==> flow/design.v <==
`timescale 1ns / 1ps
module mat_mul #
	(
        parameter integer DIM_LOG = 2,     
        parameter integer DIM = 2**DIM_LOG,
        parameter integer SIZE = DIM*DIM,
        parameter integer SIZE_LOG = 2*DIM_LOG,
        parameter integer DATA_WIDTH = 32
    )
    (
		input wire  s00_axi_aclk,
		input wire  s00_axi_aresetn,
		output wire  s00_axis_tready,
		input wire [DATA_WIDTH-1 : 0] s00_axis_tdata,
		input wire  s00_axis_tlast,
        input wire  s00_axis_tvalid,
		output wire  m00_axis_tvalid,
        output wire [DATA_WIDTH-1 : 0] m00_axis_tdata,
        output wire [(DATA_WIDTH/8)-1 : 0] m00_axis_tstrb,
        output wire  m00_axis_tlast,
        input wire  m00_axis_tready,
        input wire sel, 
        input wire start
    );
	reg busy;               
	reg item_done;          
	reg matrix_done;        
	reg start_transfer;     
	reg transfer;           
	reg last_transfer;      
	reg mac_enable;         
    reg [DATA_WIDTH-1 : 0] mem_A [0 : SIZE-1];  
    reg [DATA_WIDTH-1 : 0] mem_B [0 : SIZE-1];  
    reg [DATA_WIDTH-1 : 0] mem_R [0 : SIZE-1];  
    reg [DATA_WIDTH-1 : 0] mat_A;    
    reg [DATA_WIDTH-1 : 0] mat_B;    
    reg [DATA_WIDTH-1 : 0] mat_R;    
    reg [SIZE_LOG-1 : 0] addr_stream_in;     
    reg [SIZE_LOG-1 : 0] addr_stream_out;    
    wire [SIZE_LOG-1 : 0] addr_A;    
    wire [SIZE_LOG-1 : 0] addr_B;    
    reg [SIZE_LOG-1 : 0] addr_R;     
    reg [DIM_LOG-1 : 0] row_cnt;     
    reg [DIM_LOG-1 : 0] col_cnt;     
    reg [DIM_LOG-1 : 0] tmp_cnt;     
    wire [DATA_WIDTH-1 : 0] mad;     
    reg [DATA_WIDTH-1 : 0] mac;      
    assign s00_axis_tready = !busy  && s00_axis_tvalid ;  
    always @ (posedge s00_axi_aclk) begin
        if (!s00_axi_aresetn || s00_axis_tlast)
            addr_stream_in <= 0;
        else if (s00_axis_tready)  
            addr_stream_in <= addr_stream_in+1 ;  
    end
    always @ (posedge s00_axi_aclk) begin 
        if (s00_axis_tvalid && !sel && s00_axis_tready)  
            mem_A [addr_stream_in] <= s00_axis_tdata;
        if (busy)  
            mat_A <= mem_A [addr_A];
    end
    always @ (posedge s00_axi_aclk) begin
        if (s00_axis_tvalid && sel && s00_axis_tready)  
            mem_B [addr_stream_in] <= s00_axis_tdata;
        if (busy)  
            mat_B <= mem_B [addr_B];
    end
    assign m00_axis_tstrb = 4'hf;    
    assign m00_axis_tdata = mat_R;   
    assign m00_axis_tlast = last_transfer;   
    assign m00_axis_tvalid =  transfer; 
    always @ (posedge s00_axi_aclk) begin
        if (!s00_axi_aresetn || matrix_done)  
            addr_stream_out <= 0;
        else if ((m00_axis_tready && transfer  || start_transfer  ))  
            addr_stream_out <=   addr_stream_out + 1;  
    end
    always @ (posedge s00_axi_aclk) begin
        if (!s00_axi_aresetn)
            start_transfer <= 0;
        else
            start_transfer <= matrix_done; 
    end
    always @ (posedge s00_axi_aclk) begin
        if (!s00_axi_aresetn || (m00_axis_tlast && m00_axis_tvalid && m00_axis_tready))  
            transfer <= 0;
        else if (start_transfer)  
            transfer <= 1; 
    end
    always @ (posedge s00_axi_aclk) begin
        if (!s00_axi_aresetn)
            last_transfer <= 0;
        else if (m00_axis_tready && transfer || start_transfer)
            last_transfer <= (addr_stream_out == SIZE-1); 
    end
    always @ (posedge s00_axi_aclk) begin
        if (item_done)  
            mem_R [addr_R] <= mad ;  
        if (m00_axis_tready && transfer || start_transfer)  
            mat_R <= mem_R [addr_stream_out];
    end
    always @ (posedge s00_axi_aclk) begin
        if (!s00_axi_aresetn || matrix_done ) 
            busy <= 0;
        else if (start )  
            busy <= 1'b1;
    end
    always @ (posedge s00_axi_aclk) begin
        if (!s00_axi_aresetn)
            item_done <= 0;
        else
            item_done <= (tmp_cnt==DIM-1 && busy) ;  
    end
    always @ (posedge s00_axi_aclk) begin
        if (!s00_axi_aresetn)
            matrix_done <= 0;
        else
            matrix_done <= (row_cnt == DIM-1) && (col_cnt == DIM-1) && (tmp_cnt==DIM-1) ;  
    end
    always @ (posedge s00_axi_aclk) begin
        if (!s00_axi_aresetn || start || tmp_cnt == DIM)  
            tmp_cnt <= 0;
        else if (busy && !matrix_done)  
            tmp_cnt <= tmp_cnt + 1;
    end
    always @ (posedge s00_axi_aclk) begin
        if (!s00_axi_aresetn || start || col_cnt==DIM)  
            col_cnt <= 0;
        else if (busy && tmp_cnt==DIM-1)  
            col_cnt <= col_cnt + 1;
    end
    always @ (posedge s00_axi_aclk) begin
        if (!s00_axi_aresetn || start || row_cnt==DIM)  
            row_cnt <= 0;
        else if (busy && col_cnt == DIM-1 && tmp_cnt==DIM-1)  
            row_cnt <= row_cnt + 1;
    end
    assign addr_A = row_cnt * (DIM) + tmp_cnt;  
    assign addr_B = tmp_cnt * (DIM) + col_cnt;
    always @ (posedge s00_axi_aclk) begin
        if (!s00_axi_aresetn || start)
            addr_R <= 0;
        else if (busy && item_done)  
            addr_R <= addr_R + 1 ;  
    end
    assign mad = mat_A * mat_B + mac;
    always @ (posedge s00_axi_aclk) begin
       if (!s00_axi_aresetn || tmp_cnt==0 )  
           mac <= 0;
       else if (mac_enable)
           mac <= mad ;  
    end
    always @ (posedge s00_axi_aclk) begin
       if (!s00_axi_aresetn)
           mac_enable <= 0;
       else if (busy)
           mac_enable <= 1;  
    end
endmodule
# Step by step through the tools: mat_mul
# What the tools print for mat_mul, step after step.
# Lines are those of the file above, counted from 1.
# Operators carry their Yosys type and port widths (W data, S select, Z words).
# Library cell names are shortened.
# A cell with - has no value.
# inputs
design	mat_mul
clock	s00_axi_aclk
lib	sky130hd
lib_corner	tt_025C_1v80

# Word-level counts
# Source: Yosys, flattened and elaborated, memories not mapped. Widths are those after wreduce; folded enables and synchronous resets count as part of the registers. Registers that Yosys merges into a memory's read port (data or address) are not register bits. Print and check cells do not count. Equal cells are merged and count once.
# Memory sizes are those after Yosys's memory passes, which may raise the word count (mostly to a power of two), join words into wider ones and drop unused or constant bits.
# bits
mem_bits_ro	0
n_memories	3
clocked_rd_ports_x_width	96
ramBits	1536
latchBits	0
regBits	57
# classes
cmp	0
mul	1
equal	4
logic	0
reduce_and_logical	26
mux	9
n_addsub	9
div_mod_pow	0
shifts	0
# memory_table
memory	words	word_bits	read_ports	write_ports	line	text
mem_A	16	32	1	1	32	reg [DATA_WIDTH-1 : 0] mem_A [0 : SIZE-1];
mem_B	16	32	1	1	33	reg [DATA_WIDTH-1 : 0] mem_B [0 : SIZE-1];
mem_R	16	32	1	1	34	reg [DATA_WIDTH-1 : 0] mem_R [0 : SIZE-1];
# ops
op	n
$mul A32 B32 Y32	1
$mux W32	3
$add A32 B32 Y32	1
$logic_and A1 B1 Y1	15
$add A4 B1 Y4 const B	3
$mux W4	3
$add A4 B2 Y4	2
$logic_or A1 B1 Y1	6
$add A2 B1 Y2 const B	3
$eq A2 B2 Y1 const B	3
$logic_not A1 Y1	4
$eq A4 B4 Y1 const B	1
$mux W1	3
$logic_not A2 Y1	1

# Depth
# Yosys ltp: most cells in a row. Word level: on the elaborated netlist, between registers, memories and ports. Mapped: between sequential cells and ports; inverters and the memories' decode and read muxes count.
# depth
depth_word	4
ABC_AREA	0
mapped_depth	30
ltp_nobuf	27

# Synthesis result
# Source: synth_stat.txt of the flow (Yosys; design flattened, memories mapped). It holds for the ABC_AREA given above (unset counts as 0); a run with the other value may have another netlist.
# mapped
stdcells	4406
flip_flops	1689
sequential_area_mm2	0.0501481
yosys_area_mm2	0.0795025
# by_type
type	n
edfxtp_1	1632
mux4_2	480
fa_1	438
inv_1	510
and2_1	292
ha_1	137
dfxtp_1	57
nand2_1	265
xnor2_1	70
clkbuf_1	162
nor2_1	103
mux2i_1	31
xor2_1	26
buf_1	49
a21oi_1	31
a21o_1	13
o21ai_0	15
nand3_1	14
# Other cell types: 33; their cells: 81.

# Timing after synthesis
# Source: OpenSTA report_checks on the synthesized netlist (no wires, ideal clock, input and output delay 20% of the period each), path of least setup slack; recovery checks are left aside. Register names are those of the netlist, which keeps one name where synthesis merged equal registers.
# synth_path
path_type	register -> register
start	reg mat_A[13]
end	reg mac[29]
setup_time_ns	0.066
stages	29
n_path_buf	3
tclk_ns	10.0
path_delay_ns	7.457
slack_ns	2.542
t_first_pin_ns	0.000
arrival_ns	7.391
synth_period_reached_ns	7.458
# "path_delay_ns" is the arrival time less input delay plus setup time.
# "stages": output pins that drive a net of the path, with the launching flip-flop's if there is one; two outputs of one cell count as two.
# "synth_period_reached_ns" = period - worst setup slack (recovery checks aside). The figure is calculated, with input and output delays left at 20% of the set period.
# The rows between start and end are the longest chain of elaborated cells between them; the timing report does not say that the signal goes this way. Where chains are equally long, one stands for them.
# A line is the first line of the expression or statement that the cell stems from. Yosys adds cells for indexed reads and writes and turns some case tables into memories.
# synth_via
cell_sequence	edfxtp_1 -> clkbuf_1 -> clkbuf_1 -> and2_1 -> fa_1 -> fa_1 -> fa_1 -> inv_1 -> fa_1 -> inv_1 -> fa_1 -> inv_1 -> fa_1 -> inv_1 -> fa_1 -> inv_1 -> fa_1 -> inv_1 -> ha_1 -> clkbuf_1 -> a21oi_1 -> o21ai_0 -> a22oi_1 -> o211ai_1 -> a2111oi_0 -> o21bai_1 -> xor2_1 -> mux2i_1 -> nor2_1
elab_chain_cells	2
# synth_lines
element	line	text
start, declared	35	reg [DATA_WIDTH-1 : 0] mat_A;
$mul A32 B32 Y32	145	assign mad = mat_A * mat_B + mac;
$add A32 B32 Y32	145
end, assigned	148	mac <= 0;
end, assigned	150	mac <= mad ;
end, declared	47	reg [DATA_WIDTH-1 : 0] mac;
# Some nets on the timed path still bear RTL names; the line given drives or declares the net.
# synth_nets
signal	line
mad[29]	145

# Worst path after layout
# Path of least setup slack in the final report of entry A (OpenROAD, finished layout, wires in). Where an end is a register, its clock arrival counts in the times.
# layout_path
path_type	register -> register
start	reg mat_A[4]
end	reg mac[30]
slack_ns	1.41
t_first_pin_ns	0.81
tclk_ns	9.07
setup_time_ns	0.10
n_path_buf	2
stages	25
arrival_ns	8.37
# The rows between start and end are the longest chain of elaborated cells between them; the timing report does not say that the signal goes this way. Where chains are equally long, one stands for them.
# layout_via
cell_sequence	edfxtp_1 -> buf_4 -> nand2_1 -> fa_1 -> fa_1 -> fa_1 -> fa_1 -> inv_1 -> fa_1 -> fa_1 -> fa_1 -> inv_1 -> fa_1 -> inv_1 -> ha_1 -> a21o_1 -> a21o_1 -> a21o_1 -> a21oi_1 -> nor2b_1 -> a211o_1 -> a31oi_1 -> xnor2_1 -> buf_4 -> a41o_1
elab_chain_cells	2
# layout_lines
element	line	text
start, declared	35	reg [DATA_WIDTH-1 : 0] mat_A;
$mul A32 B32 Y32	145	assign mad = mat_A * mat_B + mac;
$add A32 B32 Y32	145
end, assigned	148	mac <= 0;
end, assigned	150	mac <= mad ;
end, declared	47	reg [DATA_WIDTH-1 : 0] mac;
# Some nets on the timed path still bear RTL names; the line given drives or declares the net.
# layout_nets
signal	line
mad[30]	145

# Measured data: module mat_mul, platform sky130hd, 6 stored runs of the flow under differing settings, order arbitrary. Input and output delays are each 20% of the period that was set; the output load is 0.01 pF.
# "achieved_clock_period_ns" = clock period - worst setup slack. The figure is calculated, with input and output delays left at 20% of the set period.
# "worst_path_allowed_less_slack_ns" = time allowed to the worst setup path (clock period - input delay - output delay, where it has them) - its slack; a late launch clock adds to it, a late capture clock takes from it.
# Among the settings, -- means not set for that run.
stored run	CORE_UTILIZATION	PLACE_DENSITY	SETUP_SLACK_MARGIN	period_ns	CAP_MARGIN	CORE_MARGIN	SLEW_MARGIN	ABC_AREA	CELL_PAD_IN_SITES_DETAIL_PLACEMENT	CELL_PAD_IN_SITES_GLOBAL_PLACEMENT	CORE_ASPECT_RATIO	CTS_CLUSTER_SIZE	GPL_TIMING_DRIVEN	HOLD_SLACK_MARGIN	MAX_ROUTING_LAYER	PLACE_DENSITY_LB_ADDON	MIN_ROUTING_LAYER	TNS_END_PERCENT	worst_path_allowed_less_slack_ns	worst_path_kind	yosys_chip_area_mm2	finalCellArea_mm2	fin_hold_ws_ns	util_pct	timing.setup.ws_ns	achieved_clock_period_ns	tns_setup_ns	design_die_area_mm2
entry A	40	0.6	1.09	9.07	20	2	20	--	--	--	--	--	--	--	--	--	--	--	7.66	register -> register	0.0795025	0.0901953	0.480	45.7	1.407	7.663	0.000	0.202338
entry B	45	--	-0.6	15.7	15	2	15	1	2	1	0.92	65	0	0.19	met4	0.08	--	--	9.56	register -> register	0.0825304	0.094353	0.523	51.9	6.141	9.559	0.000	0.186845
entry C	36	--	-0.05	7.78	20	2	20	--	--	--	--	--	--	--	--	0.23	met2	15	7.64	register -> register	0.0795025	0.0910486	0.496	41.5	0.143	7.637	0.000	0.224614
entry D	24	0.6	--	9.07	20	2	20	--	--	--	--	--	--	--	--	--	--	--	8.51	register -> register	0.0795025	0.0912913	0.497	27.7	0.558	8.512	0.000	0.335878
entry E	25	--	0.54	5.31	20	2	20	--	0	2	--	31	--	--	met5	--	--	--	7.40	register -> register	0.0795025	0.0965213	0.477	30.4	-2.087	7.397	-620.478	0.322539
entry F	34	--	-0.6	15.7	15	2	15	--	2	--	0.92	11	0	0.19	--	0.08	--	--	10.52	register -> register	0.0795025	0.0925475	0.503	39.7	5.178	10.522	0.000	0.237718
